==> flow/design.v <==
module decode(
	clk		,
	rst_n		,
	data_in	,
	data_out	
	);
	input clk;
	input rst_n;
	input [1:0] data_in;	 
	output reg data_out;
	wire [1:0] dis_00,dis_01,dis_10,dis_11;
	wire [31:0] add_1,add_2,add_3,add_4,add_5,add_6,add_7,add_8;
	reg [9:0]	path_s0,path_s1,path_s2,path_s3;   
	reg [31:0]	dis_s0,dis_s1,dis_s2,dis_s3;
	reg [19:0]count_clear;
	assign dis_00=data_in[1]+data_in[0];
	assign dis_01=data_in[1]+(data_in[0]^1'b1);
	assign dis_10=(data_in[1]^1'b1)+data_in[0];
	assign dis_11=(data_in[1]^1'b1)+(data_in[0]^1'b1);
	always @(posedge clk or negedge rst_n)
		if (rst_n==1'b0)
			count_clear<=20'b0;
		else if (count_clear>=20'd50000)
			count_clear<=20'b0;
		else
			count_clear<=count_clear+1'b1;
	assign add_1=dis_00+dis_s0;  
	assign add_2=dis_11+dis_s2;
	always @(posedge clk or negedge rst_n)
	begin
		if (rst_n==1'b0) 
			begin
				path_s0=10'b0;
				dis_s0=32'b0;
			end
		else if (count_clear==20'd50000)
			begin
				path_s0=10'b0;
				dis_s0=32'b0;
			end
		else if (add_1<=add_2)
			begin
				path_s0<={path_s0[8:0],1'b0};
				dis_s0<=add_1;
			end
		else 
			begin
				path_s0<={path_s2[8:0],1'b0};
				dis_s0<=add_2;
			end
	end
	assign add_3=dis_11+dis_s0;
	assign add_4=dis_00+dis_s2;
	always @(posedge clk or negedge rst_n)
	begin
		if (rst_n==1'b0) 
			begin
				path_s1=10'b0;
				dis_s1=32'b0;
			end
		else if (count_clear==20'd50000)
			begin
				path_s1=10'b0;
				dis_s1=32'b0;
			end
		else if (add_3<=add_4)
			begin
				path_s1<={path_s0[8:0],1'b1};
				dis_s1<=add_3;
			end
		else 
			begin
				path_s1<={path_s2[8:0],1'b1};
				dis_s1<=add_4;
			end
	end
	assign add_5=dis_01+dis_s1;
	assign add_6=dis_10+dis_s3;
	always @(posedge clk or negedge rst_n)
	begin
		if (rst_n==1'b0)
			begin
				path_s2=10'b0;
				dis_s2=32'b0;
			end
		else if (count_clear==20'd50000)
			begin
				path_s2=10'b0;
				dis_s2=32'b0;
			end
		else if (add_5<=add_6)
			begin
				path_s2<={path_s1[8:0],1'b0};
				dis_s2<=add_5;
			end
		else 
			begin
				path_s2<={path_s3[8:0],1'b0};
				dis_s2<=add_6;
			end
	end
	assign add_7=dis_10+dis_s1;
	assign add_8=dis_01+dis_s3;
	always @(posedge clk or negedge rst_n)
	begin
		if (rst_n==1'b0)
			begin
				path_s3=10'b0;
				dis_s3=32'b0;
			end
		else if (count_clear==20'd50000)
			begin
				path_s3=10'b0;
				dis_s3=32'b0;
			end
		else if (add_7<add_8)
			begin
				path_s3<={path_s1[8:0],1'b1};
				dis_s3<=add_7;
			end
		else 
			begin
				path_s3<={path_s3[8:0],1'b1};
				dis_s3<=add_8;
			end
	end
	always @(*)
	begin
		if ((dis_s0<=dis_s1)&&(dis_s0<=dis_s2)&&(dis_s0<=dis_s3))
			data_out<=path_s0[9];
		else if ((dis_s1<=dis_s0)&&(dis_s1<=dis_s2)&&(dis_s1<=dis_s3))
			data_out<=path_s1[9];
		else if ((dis_s2<=dis_s0)&&(dis_s2<=dis_s1)&&(dis_s2<=dis_s3))
			data_out<=path_s2[9];
		else  data_out<=path_s3[9];
	end
endmodule
Tool chain data of decode --
What the tools print for decode, step after step. Line numbers count from 1 in the design file above. Not given: -
Design: design top decode, clock port clk, standard-cell library sky130hd, timing corner tt_025C_1v80

After elaboration --
Counts by Yosys on the flattened word-level netlist (proc, flatten, opt, wreduce; memories kept). Register bits leave out memories and registers merged into their read ports (data or address); mux counts leave out enables and synchronous resets folded into registers. Print and check cells are left out. Cells with the same type and inputs are merged into one.
Word-level totals: flip-flop bits (word level) 188
Operators by class: add/sub/neg operators 13, $lt $le $gt $ge 14, equal/unequal tests 1, muxes and demuxes 20, bitwise logic cells 2, reduce/logical cells 6
Operator list (count):
- 32-bit <= comparator | 12
- 2-bit by 32-bit adder with 32-bit output | 8
- 32-bit 2-to-1 mux | 8
- 10-bit 2-to-1 mux | 8
- 32-bit < comparator | 1
- 20-bit by 1-bit adder with 20-bit output (second input constant) | 1
- 20-bit by 16-bit greater-or-equal comparator with 1-bit output (second input constant) | 1
- 20-bit by 16-bit == test with 1-bit output (second input constant) | 1
- 20-bit 2-to-1 mux | 1
- 1-bit by 1-bit adder with 2-bit output | 4
- 1-bit logical AND | 6
- 1-bit 2-to-1 mux | 3
- 1-bit inverter | 2

Logic depth --
Depth = most cells in a row (Yosys ltp): at word level without a register or memory, in the mapped netlist without a sequential cell, where the memories' decode and read muxes count.
Depth: word-level depth 6, ABC_AREA 0, gate-level depth with buffers 23, depth with buffers taken out 20

After synthesis --
Source: synth_stat.txt of the flow (Yosys; design flattened, memories mapped). It holds for the ABC_AREA given above (unset counts as 0); a run with the other value may have another netlist.
Synthesis totals: cells in the netlist 2293, mapped area 19396.1 um2, sequential part of the area 4554.4 um2, mapped flip-flops 182, buffers 87
Cells by type:
- sky130_fd_sc_hd__dfrtp_1 | count 182, total area 4.55E+03 um2
- sky130_fd_sc_hd__ha_1 | count 338, total area 4.23E+03 um2
- sky130_fd_sc_hd__xnor2_1 | count 212, total area 1.86E+03 um2
- sky130_fd_sc_hd__a211oi_1 | count 119, total area 893.357 um2
- sky130_fd_sc_hd__nand2_1 | count 203, total area 761.981 um2
- sky130_fd_sc_hd__nor3_1 | count 136, total area 680.653 um2
- sky130_fd_sc_hd__nand4_1 | count 102, total area 638.112 um2
- sky130_fd_sc_hd__a21oi_1 | count 124, total area 620.595 um2
- sky130_fd_sc_hd__nor2_1 | count 138, total area 517.997 um2
- sky130_fd_sc_hd__inv_1 | count 121, total area 454.186 um2
- sky130_fd_sc_hd__a21o_1 | count 58, total area 435.418 um2
- sky130_fd_sc_hd__nand3_1 | count 87, total area 435.418 um2
- sky130_fd_sc_hd__xor2_1 | count 45, total area 394.128 um2
- sky130_fd_sc_hd__mux2i_1 | count 35, total area 350.336 um2
- sky130_fd_sc_hd__nor4_1 | count 56, total area 350.336 um2
- sky130_fd_sc_hd__o21ai_0 | count 49, total area 245.235 um2
- sky130_fd_sc_hd__clkbuf_1 | count 64, total area 240.23 um2
- sky130_fd_sc_hd__and4_1 | count 19, total area 166.41 um2
Not listed: further types 55, cells in them 205.

Timing after synthesis --
OpenSTA on the mapped netlist: ideal clock, no wires. The path of least setup slack (recovery checks aside). Input and output delay are each 20% of the period. Register names are those of the netlist, which keeps one name where synthesis merged equal registers.
Timing path after synthesis: kind in2reg, start in data_in[0], end reg dis_s2[22], period 6.0 ns, input delay 1.200 ns, library setup time 0.094 ns, time at the first pin 1.200 ns, data arrival time 5.434 ns, required time 5.906 ns, path slack 0.472 ns, path delay 4.328 ns, driving pins on the path 20, synthesis period reached 5.528 ns
"path delay" = arrival - input delay + setup time. "driving pins on the path": output pins that drive a net of the path, with the launching flip-flop's if there is one; two outputs of one cell count as two. "synthesis period reached" is the clock period less the worst setup slack; recovery checks do not enter. This is arithmetic on one report: input and output delays are still those of the set period (20% each). Between the ends stands the longest chain of elaborated cells between them, by number of cells; it is not shown to be the way that was timed. Of several equally long chains one is given. Each line given opens the expression or statement behind the cell; cells for indexed reads and writes are added by Yosys, which also makes memories of some case tables. At most two assigning lines are given for a register; there are more.
On the way, after synthesis: cells stage by stage sky130_fd_sc_hd__inv_1 > sky130_fd_sc_hd__ha_1 > sky130_fd_sc_hd__inv_1 > sky130_fd_sc_hd__ha_1 > sky130_fd_sc_hd__ha_1 > sky130_fd_sc_hd__a21oi_1 > sky130_fd_sc_hd__or2_2 > sky130_fd_sc_hd__clkbuf_1 > sky130_fd_sc_hd__nor4b_1 > sky130_fd_sc_hd__nand4_1 > sky130_fd_sc_hd__xnor2_1 > sky130_fd_sc_hd__ha_1 > sky130_fd_sc_hd__nand4_1 > sky130_fd_sc_hd__nor4_1 > sky130_fd_sc_hd__nand3_1 > sky130_fd_sc_hd__nand2_1 > sky130_fd_sc_hd__o21a_1 > sky130_fd_sc_hd__nand2_1 > sky130_fd_sc_hd__clkbuf_1 > sky130_fd_sc_hd__a211oi_1, cells in the longest elaborated chain 6, elaborated cells between the ends (all ways) 8, RTL lines with such cells 6, classes of those cells add/sub (4); compare (1); mux (2); logic (1)
Ends and longest elaborated chain, after synthesis:
- start: declaration | RTL line 9 | input [1:0] data_in;
- 1-bit inverter
- 1-bit by 1-bit adder with 2-bit output | RTL line 17 | assign dis_01=data_in[1]+(data_in[0]^1'b1);
- 2-bit by 32-bit adder with 32-bit output | RTL line 77 | assign add_5=dis_01+dis_s1;
- 32-bit <= comparator | RTL line 91 | else if (add_5<=add_6)
- 32-bit 2-to-1 mux | RTL line 91
- 32-bit 2-to-1 mux | RTL line 86 | else if (count_clear==20'd50000)
- end: assignment | RTL line 94 | dis_s2<=add_5;
- end: assignment | RTL line 99 | dis_s2<=add_6;
- end: declaration | RTL line 14 | reg [31:0] dis_s0,dis_s1,dis_s2,dis_s3;

Path in the finished layout --
Path of least setup slack in the final report of stored run 1 (OpenROAD, finished layout, wires in). Where an end is a register, its clock arrival counts in the times.
Timing path after layout: kind in2reg, start in data_in[0], end reg dis_s2[6], period 6.0 ns, input delay 1.20 ns, library setup time 0.10 ns, time at the first pin 1.20 ns, data arrival time 6.16 ns, required time 6.41 ns, path slack 0.25 ns, driving pins on the path 22
Between the ends stands the longest chain of elaborated cells between them, by number of cells; it is not shown to be the way that was timed. Of several equally long chains one is given. At most two assigning lines are given for a register; there are more.
On the way, after layout: cells stage by stage sky130_fd_sc_hd__clkdlybuf4s50_1 > sky130_fd_sc_hd__inv_1 > sky130_fd_sc_hd__ha_1 > sky130_fd_sc_hd__inv_1 > sky130_fd_sc_hd__ha_1 > sky130_fd_sc_hd__buf_4 > sky130_fd_sc_hd__ha_1 > sky130_fd_sc_hd__a21oi_1 > sky130_fd_sc_hd__nor3_1 > sky130_fd_sc_hd__nand3_1 > sky130_fd_sc_hd__xnor2_2 > sky130_fd_sc_hd__ha_1 > sky130_fd_sc_hd__nand4_1 > sky130_fd_sc_hd__nor4_2 > sky130_fd_sc_hd__buf_4 > sky130_fd_sc_hd__nand3_2 > sky130_fd_sc_hd__nand2_1 > sky130_fd_sc_hd__o21a_1 > sky130_fd_sc_hd__nand2_1 > sky130_fd_sc_hd__buf_12 > sky130_fd_sc_hd__buf_12 > sky130_fd_sc_hd__a211oi_1, cells in the longest elaborated chain 6, elaborated cells between the ends (all ways) 8, RTL lines with such cells 6, classes of those cells add/sub (4); compare (1); mux (2); logic (1)
Ends and longest elaborated chain, after layout:
- start: declaration | RTL line 9 | input [1:0] data_in;
- 1-bit inverter
- 1-bit by 1-bit adder with 2-bit output | RTL line 17 | assign dis_01=data_in[1]+(data_in[0]^1'b1);
- 2-bit by 32-bit adder with 32-bit output | RTL line 77 | assign add_5=dis_01+dis_s1;
- 32-bit <= comparator | RTL line 91 | else if (add_5<=add_6)
- 32-bit 2-to-1 mux | RTL line 91
- 32-bit 2-to-1 mux | RTL line 86 | else if (count_clear==20'd50000)
- end: assignment | RTL line 94 | dis_s2<=add_5;
- end: assignment | RTL line 99 | dis_s2<=add_6;
- end: declaration | RTL line 14 | reg [31:0] dis_s0,dis_s1,dis_s2,dis_s3;

Data sheet: physical implementation of decode

Flow measurements of decode on sky130hd: 3 stored runs with different settings, listed in no order. Input and output delays are each 20% of the period that was set; the output load is 0.01 pF.
"achieved clock period" = clock period - worst setup slack. The figure is calculated, with input and output delays left at 20% of the set period.
"worst setup path time" means the part of the period allowed to the worst setup path (the constraints hold back 20% at inputs and 20% at outputs) less its slack; where the path has registers, the arrival times of their clocks count too.
"power" is the tool's figure for a default switching activity; nothing was simulated.
[stored run 1] settings: CORE_UTILIZATION=40, PLACE_DENSITY=0.6, period_ns=6.0, CAP_MARGIN=20, CORE_MARGIN=2, SLEW_MARGIN=20
[stored run 1] result: chip area after synthesis (Yosys) 19396.1 um2, die area 50267.9 um2, standard-cell area of the final layout 22252.6 um2, utilization 46.5 %, worst setup slack after layout 0.253 ns, total negative slack 0.000 ns, worst hold slack 0.464 ns, power 13.399 mW, achieved clock period 5.747 ns, worst setup path time 4.55 ns, worst setup path kind in2reg
[stored run 2] settings: ABC_AREA=1, CAP_MARGIN=30, CELL_PAD_IN_SITES_DETAIL_PLACEMENT=2, CELL_PAD_IN_SITES_GLOBAL_PLACEMENT=3, CORE_ASPECT_RATIO=0.56, CORE_UTILIZATION=36, CTS_CLUSTER_DIAMETER=148, PLACE_DENSITY_LB_ADDON=0.21, SETUP_SLACK_MARGIN=1.15, period_ns=9.83, CORE_MARGIN=2, SLEW_MARGIN=20
[stored run 2] result: chip area after synthesis (Yosys) 20968.9 um2, die area 60275.4 um2, standard-cell area of the final layout 22499.1 um2, utilization 38.9 %, worst setup slack after layout 1.571 ns, total negative slack 0.000 ns, worst hold slack 0.466 ns, power 8.253 mW, achieved clock period 8.259 ns, worst setup path time 6.29 ns, worst setup path kind in2reg
[stored run 3] settings: CELL_PAD_IN_SITES_DETAIL_PLACEMENT=2, CELL_PAD_IN_SITES_GLOBAL_PLACEMENT=3, CORE_MARGIN=7, CORE_UTILIZATION=40, GPL_ROUTABILITY_DRIVEN=1, MAX_ROUTING_LAYER=met5, PLACE_DENSITY=0.92, SETUP_SLACK_MARGIN=-0.35, SLEW_MARGIN=10, period_ns=3.82, CAP_MARGIN=20
[stored run 3] result: did not finish, placement stopped with DPL-0033
